==> flow/design.v <==
`timescale 1ns / 1ps
module fir
#(
    parameter   DIN_WIDTH    = 8    ,    
                FIR_TAP      = 16   ,    
                COEF_WIDTH   = 8    ,    
                DOUT_WIDTH   = 8        
)
(
    input           clk         ,
    input           rst_n       ,
    input           load_sw     ,                
    input       [ DIN_WIDTH-1:0]    data_in ,    
    input       [COEF_WIDTH-1:0]    coff_in ,    
    output      [DOUT_WIDTH-1:0]    data_out     
    );
localparam  PROD_WIDTH   = DIN_WIDTH + COEF_WIDTH,  
            ADD_WIDTH    = PROD_WIDTH + clogb2(FIR_TAP) ; 
reg [DIN_WIDTH-1:0] data_in_r;
wire [ADD_WIDTH-1:0] data_out_w;
reg [COEF_WIDTH-1:0] coff [FIR_TAP-1:0];     
wire [PROD_WIDTH-1:0] prod [FIR_TAP-1:0];    
reg [ADD_WIDTH-1:0] sum [FIR_TAP-1:0];       
always @(posedge clk or negedge rst_n) begin: LOAD
    integer i;
    if (!rst_n) begin
        for (i = 0; i <= FIR_TAP-1; i = i +1) begin
            coff[i] <= 'd0;
        end
        data_in_r <= 'd0;
    end else if(!load_sw) begin      
        coff[FIR_TAP-1] <= coff_in;
        for (i = FIR_TAP-1; i > 0; i = i -1) begin
            coff[i-1] <= coff[i];
        end
    end else begin
        data_in_r <= data_in;        
    end
end
genvar k;
generate
    for (k = 0; k < FIR_TAP; k = k + 1) begin
        assign prod[k] = data_in_r * coff[k];
    end
endgenerate
always @(posedge clk or negedge rst_n) begin: SOP
    integer m;
    if (!rst_n) begin
        for (m = 0; m < FIR_TAP; m = m + 1) begin
            sum[m] <= 'd0;
        end
    end else begin
        sum[FIR_TAP-1] <= prod[FIR_TAP-1];
        for (m = FIR_TAP-1; m > 0; m = m - 1) begin
            sum[m-1] <= prod[m-1] + sum[m];
        end
    end
end
assign data_out_w = sum[0];
assign data_out = data_out_w[ADD_WIDTH-1:ADD_WIDTH-DOUT_WIDTH];
function integer clogb2 (input integer depth);
    begin
        for(clogb2=0; depth>1; clogb2=clogb2+1)
        depth = depth >> 1;
    end
endfunction
endmodule
### From RTL to reports: fir

The steps from the RTL of fir to its reports follow in flow order.
Line numbers count from 1 in the design file above.
A cell with n/a has no value.

* design top: fir
* clock port: clk
* cell library: sky130hd
* corner: tt_025C_1v80

### Word level

Counts by Yosys on the flattened word-level netlist (proc, flatten, opt, wreduce). Print and check cells are left out. Cells with the same type and inputs are merged into one.

* word width x clocked read ports: 0
* input port bits: 19
* output and inout bits: 8
* RAM bits: 0
* cells after elaboration: 64
* memories kept: 0
* memory bits (read-only): 0
* bits in registers: 449
* bits in latches: 0

* order comparisons: 0
* divide/modulo/power cells: 0
* multiplexer cells: 0
* reductions and logical operators: 0
* bitwise gates (word level): 0
* $add $sub $neg: 15
* multiply operators: 16
* shift-type cells: 0
* equal/unequal tests: 0

Operators by type and width (number)
* 8-bit by 8-bit multiplier with 16-bit output: 16
* 16-bit by 20-bit adder with 20-bit output: 13
* 16-bit by 17-bit adder with 18-bit output: 1
* 16-bit by 16-bit adder with 17-bit output: 1

### Longest topological paths

Yosys ltp: most cells in a row. Word level: on the elaborated netlist, between registers, memories and ports. Mapped: between sequential cells and ports; inverters and the memories' decode and read muxes count.

* word-level depth: 2
* ABC_AREA: 0
* depth in mapped cells: 21
* depth with buffers taken out: 18

### After synthesis

Source: synth_stat.txt of the flow (Yosys; design flattened, memories mapped). It holds for the ABC_AREA given above (unset counts as 0); a run with the other value may have another netlist.

* flip-flops: 434
* cells in the netlist: 5725
* buffers: 230
* sequential part of the area: 10860.4 sq um
* cell area after synthesis: 54254.5 sq um

Cells by type
* sky130_fd_sc_hd__fa_1: number 786, total area 1.57E+04 sq um
* sky130_fd_sc_hd__dfrtp_1: number 434, total area 1.09E+04 sq um
* sky130_fd_sc_hd__ha_1: number 641, total area 8.02E+03 sq um
* sky130_fd_sc_hd__inv_1: number 1479, total area 5.55E+03 sq um
* sky130_fd_sc_hd__and2_1: number 555, total area 3472.08 sq um
* sky130_fd_sc_hd__nand2_1: number 541, total area 2.03E+03 sq um
* sky130_fd_sc_hd__mux2_2: number 136, total area 1.53E+03 sq um
* sky130_fd_sc_hd__xnor2_1: number 144, total area 1261.21 sq um
* sky130_fd_sc_hd__clkbuf_1: number 189, total area 709.43 sq um
* sky130_fd_sc_hd__a21oi_1: number 131, total area 655.629 sq um
* sky130_fd_sc_hd__a21o_1: number 74, total area 555.533 sq um
* sky130_fd_sc_hd__xor2_1: number 61, total area 534.262 sq um
* sky130_fd_sc_hd__o21ai_0: number 99, total area 495.475 sq um
* sky130_fd_sc_hd__nor2_1: number 77, total area 289.027 sq um
* sky130_fd_sc_hd__o21a_1: number 28, total area 210.202 sq um
* sky130_fd_sc_hd__nand2b_1: number 27, total area 168.912 sq um
* sky130_fd_sc_hd__o21bai_1: number 21, total area 157.651 sq um
* sky130_fd_sc_hd__buf_1: number 40, total area 150.144 sq um

Other cell types: 51; their cells: 262.

### Worst setup path after synthesis

Path of least setup slack by OpenSTA after synthesis, without wires, with an ideal clock, recovery checks aside; 20% of the period is set as input and as output delay. Where synthesis merged equal registers, the netlist keeps one of their names.

* path type: register -> register
* start point: register data_in_r[6]
* end point: register sum[1][16]
* clock period: 7.0 ns
* data arrival time: 4.844 ns
* setup time: 0.124 ns
* path buffers: 3
* data required time: 6.876 ns
* stages on the path: 20
* launch time at the first pin: 0.000 ns
* delay of the path: 4.968 ns
* path slack: 2.033 ns
* synthesis period reached: 4.967 ns

"delay of the path" is the arrival time less input delay plus setup time.
"stages on the path": output pins that drive a net of the path, with the launching flip-flop's if there is one; two outputs of one cell count as two.
"synthesis period reached" is the clock period less the worst setup slack; recovery checks do not enter. This is arithmetic on one report: input and output delays are still those of the set period (20% each).
Between the ends stands the longest chain of elaborated cells between them, by number of cells; it is not shown to be the way that was timed. Of several equally long chains one is given.
Each line given opens the expression or statement behind the cell; cells for indexed reads and writes are added by Yosys, which also makes memories of some case tables.

* cell sequence: sky130_fd_sc_hd__dfrtp_1 -> sky130_fd_sc_hd__clkbuf_1 -> sky130_fd_sc_hd__clkbuf_1 -> sky130_fd_sc_hd__clkbuf_1 -> sky130_fd_sc_hd__nand2_1 -> sky130_fd_sc_hd__fa_1 -> sky130_fd_sc_hd__inv_1 -> sky130_fd_sc_hd__fa_1 -> sky130_fd_sc_hd__inv_1 -> sky130_fd_sc_hd__fa_1 -> sky130_fd_sc_hd__fa_1 -> sky130_fd_sc_hd__inv_1 -> sky130_fd_sc_hd__ha_1 -> sky130_fd_sc_hd__o21ai_0 -> sky130_fd_sc_hd__nor2_1 -> sky130_fd_sc_hd__or4_1 -> sky130_fd_sc_hd__a31oi_1 -> sky130_fd_sc_hd__o21ai_1 -> sky130_fd_sc_hd__or2_2 -> sky130_fd_sc_hd__xor2_1
* length of the longest elaborated chain: 2
* elaborated cells on any way between the ends: 2
* RTL lines with such cells: 2
* those cells by class: 1 x add/sub; 1 x mul

Ends and longest elaborated chain, post-synthesis
* start: declaration: line 19 `reg [DIN_WIDTH-1:0] data_in_r;`
* start: assignment: line 30 `data_in_r <= 'd0;`
* start: assignment: line 37 `data_in_r <= data_in;`
* 8-bit by 8-bit multiplier with 16-bit output: line 43 `assign prod[k] = data_in_r * coff[k];`
* 16-bit by 20-bit adder with 20-bit output: line 55 `sum[m-1] <= prod[m-1] + sum[m];`
* end: assignment: line 50 `sum[m] <= 'd0;`
* end: assignment: line 55
* end: declaration: line 23 `reg [ADD_WIDTH-1:0] sum [FIR_TAP-1:0];`

### Path in the finished layout

Path of least setup slack in the final report of entry A (OpenROAD, finished layout, wires in). Where an end is a register, its clock arrival counts in the times.

* path type: register -> register
* start point: register data_in_r[5]
* end point: register sum[6][18]
* stages on the path: 21
* path slack: -1.51 ns
* setup time: 0.11 ns
* clock period: 3.74 ns
* path buffers: 5
* data required time: 4.28 ns
* data arrival time: 5.80 ns
* launch time at the first pin: 0.69 ns

Between the ends stands the longest chain of elaborated cells between them, by number of cells; it is not shown to be the way that was timed. Of several equally long chains one is given.

* cell sequence: sky130_fd_sc_hd__dfrtp_4 -> sky130_fd_sc_hd__buf_12 -> sky130_fd_sc_hd__buf_8 -> sky130_fd_sc_hd__buf_4 -> sky130_fd_sc_hd__nand2_1 -> sky130_fd_sc_hd__fa_1 -> sky130_fd_sc_hd__inv_1 -> sky130_fd_sc_hd__fa_1 -> sky130_fd_sc_hd__fa_1 -> sky130_fd_sc_hd__inv_1 -> sky130_fd_sc_hd__fa_1 -> sky130_fd_sc_hd__inv_2 -> sky130_fd_sc_hd__ha_4 -> sky130_fd_sc_hd__and2_4 -> sky130_fd_sc_hd__buf_6 -> sky130_fd_sc_hd__nand4_1 -> sky130_fd_sc_hd__a21oi_4 -> sky130_fd_sc_hd__buf_6 -> sky130_fd_sc_hd__nand2_4 -> sky130_fd_sc_hd__o21ai_2 -> sky130_fd_sc_hd__xor2_1
* length of the longest elaborated chain: 2
* elaborated cells on any way between the ends: 2
* RTL lines with such cells: 2
* those cells by class: 1 x add/sub; 1 x mul

Ends and longest elaborated chain, after layout
* start: declaration: line 19 `reg [DIN_WIDTH-1:0] data_in_r;`
* start: assignment: line 30 `data_in_r <= 'd0;`
* start: assignment: line 37 `data_in_r <= data_in;`
* 8-bit by 8-bit multiplier with 16-bit output: line 43 `assign prod[k] = data_in_r * coff[k];`
* 16-bit by 20-bit adder with 20-bit output: line 55 `sum[m-1] <= prod[m-1] + sum[m];`
* end: assignment: line 50 `sum[m] <= 'd0;`
* end: assignment: line 55
* end: declaration: line 23 `reg [ADD_WIDTH-1:0] sum [FIR_TAP-1:0];`

Lab notebook: fir

Stored flow runs of fir (3 of them; Yosys, OpenROAD, sky130hd). They differ in their settings and are not a sequence. Constraints: input delay and output delay 20% of the set period each, output load 0.01 pF.
By "achieved clock period" is meant the clock period of the run minus its worst setup slack. This is arithmetic on one report: input and output delays are still those of the set period (20% each).
"worst path time": the worst setup path's part of the clock period (all of it between registers, 20% less for each end at a port) less its slack. A launch clock that arrives late makes it longer, a capture clock that arrives late makes it shorter.

### Entry A

==> flow/run.sh <==
#!/bin/bash
# the make line also repeats the synthesis and layout settings of config.mk as NAME=value (left out here)
make -C /OpenROAD-flow-scripts/flow DESIGN_CONFIG=/design/flow/config.mk WORK_HOME=/design/flow/orfs CLKGATE_MAP_FILE= finish
==> flow/config.mk <==
export PLATFORM = sky130hd
export DESIGN_NAME = fir
export DESIGN_NICKNAME = fir
export VERILOG_FILES = /design/flow/design.v
export SDC_FILE = /design/flow/constraint.sdc
export NUM_CORES = 4
export LEC_CHECK = 0
export CAP_MARGIN = 10
export CELL_PAD_IN_SITES_DETAIL_PLACEMENT = 1
export CORE_ASPECT_RATIO = 0.53
export CORE_MARGIN = 9
export CORE_UTILIZATION = 36
export CTS_CLUSTER_DIAMETER = 204
export CTS_CLUSTER_SIZE = 10
export MAX_ROUTING_LAYER = met4
export MIN_ROUTING_LAYER = met1
export SETUP_SLACK_MARGIN = 1.06
export SLEW_MARGIN = 20
export TNS_END_PERCENT = 70
==> flow/constraint.sdc <==
create_clock -name core_clock -period 3.74 [get_ports {clk}]
set_input_delay 0.7480 -clock core_clock [delete_from_list [all_inputs] [get_ports {clk}]]
set_output_delay 0.7480 -clock core_clock [all_outputs]
set_load 0.01 [all_outputs]

Results of entry A:
- Chip area after synthesis (Yosys): 54,254.5 sq um
- Die footprint: 165,715.0 sq um
- Area of the standard cells in the finished layout: 71,458.5 sq um
- Utilization of the finished layout: 0.479
- Lowest setup slack: -1.514 ns
- Setup TNS: -188.213 ns
- Achieved clock period: 5.254 ns
- Worst path time: 5.25 ns
- Worst path kind: register -> register

### Entry B

==> flow/run.sh <==
#!/bin/bash
# the make line also repeats the synthesis and layout settings of config.mk as NAME=value (left out here)
make -C /OpenROAD-flow-scripts/flow DESIGN_CONFIG=/design/flow/config.mk WORK_HOME=/design/flow/orfs CLKGATE_MAP_FILE= finish
==> flow/config.mk <==
export PLATFORM = sky130hd
export DESIGN_NAME = fir
export DESIGN_NICKNAME = fir
export VERILOG_FILES = /design/flow/design.v
export SDC_FILE = /design/flow/constraint.sdc
export NUM_CORES = 4
export LEC_CHECK = 0
export CAP_MARGIN = 10
export CORE_MARGIN = 9
export CORE_UTILIZATION = 16
export CTS_CLUSTER_DIAMETER = 204
export CTS_CLUSTER_SIZE = 30
export MAX_ROUTING_LAYER = met5
export MIN_ROUTING_LAYER = met1
export SETUP_SLACK_MARGIN = 0.18
export SLEW_MARGIN = 20
export TNS_END_PERCENT = 60
==> flow/constraint.sdc <==
create_clock -name core_clock -period 3.74 [get_ports {clk}]
set_input_delay 0.7480 -clock core_clock [delete_from_list [all_inputs] [get_ports {clk}]]
set_output_delay 0.7480 -clock core_clock [all_outputs]
set_load 0.01 [all_outputs]

Results of entry B:
- Chip area after synthesis (Yosys): 54,254.5 sq um
- Die footprint: 360,378.0 sq um
- Area of the standard cells in the finished layout: 70,928.0 sq um
- Utilization of the finished layout: 0.21
- Lowest setup slack: -1.131 ns
- Setup TNS: -141.289 ns
- Achieved clock period: 4.871 ns
- Worst path time: 4.87 ns
- Worst path kind: register -> register

### Entry C

==> flow/run.sh <==
#!/bin/bash
# the make line also repeats the synthesis and layout settings of config.mk as NAME=value (left out here)
make -C /OpenROAD-flow-scripts/flow DESIGN_CONFIG=/design/flow/config.mk WORK_HOME=/design/flow/orfs CLKGATE_MAP_FILE= finish
==> flow/config.mk <==
export PLATFORM = sky130hd
export DESIGN_NAME = fir
export DESIGN_NICKNAME = fir
export VERILOG_FILES = /design/flow/design.v
export SDC_FILE = /design/flow/constraint.sdc
export NUM_CORES = 4
export LEC_CHECK = 0
export CAP_MARGIN = 20
export CORE_MARGIN = 2
export CORE_UTILIZATION = 40
export CTS_CLUSTER_DIAMETER = 116
export HOLD_SLACK_MARGIN = 0.02
export SLEW_MARGIN = 20
export TNS_END_PERCENT = 85
==> flow/constraint.sdc <==
create_clock -name core_clock -period 7.0 [get_ports {clk}]
set_input_delay 1.4000 -clock core_clock [delete_from_list [all_inputs] [get_ports {clk}]]
set_output_delay 1.4000 -clock core_clock [all_outputs]
set_load 0.01 [all_outputs]

Results of entry C:
- Chip area after synthesis (Yosys): 54,254.5 sq um
- Die footprint: 138,600.0 sq um
- Area of the standard cells in the finished layout: 58,142.0 sq um
- Utilization of the finished layout: 0.431
- Lowest setup slack: 1.214 ns
- Setup TNS: 0.000 ns
- Achieved clock period: 5.786 ns
- Worst path time: 5.79 ns
- Worst path kind: register -> register
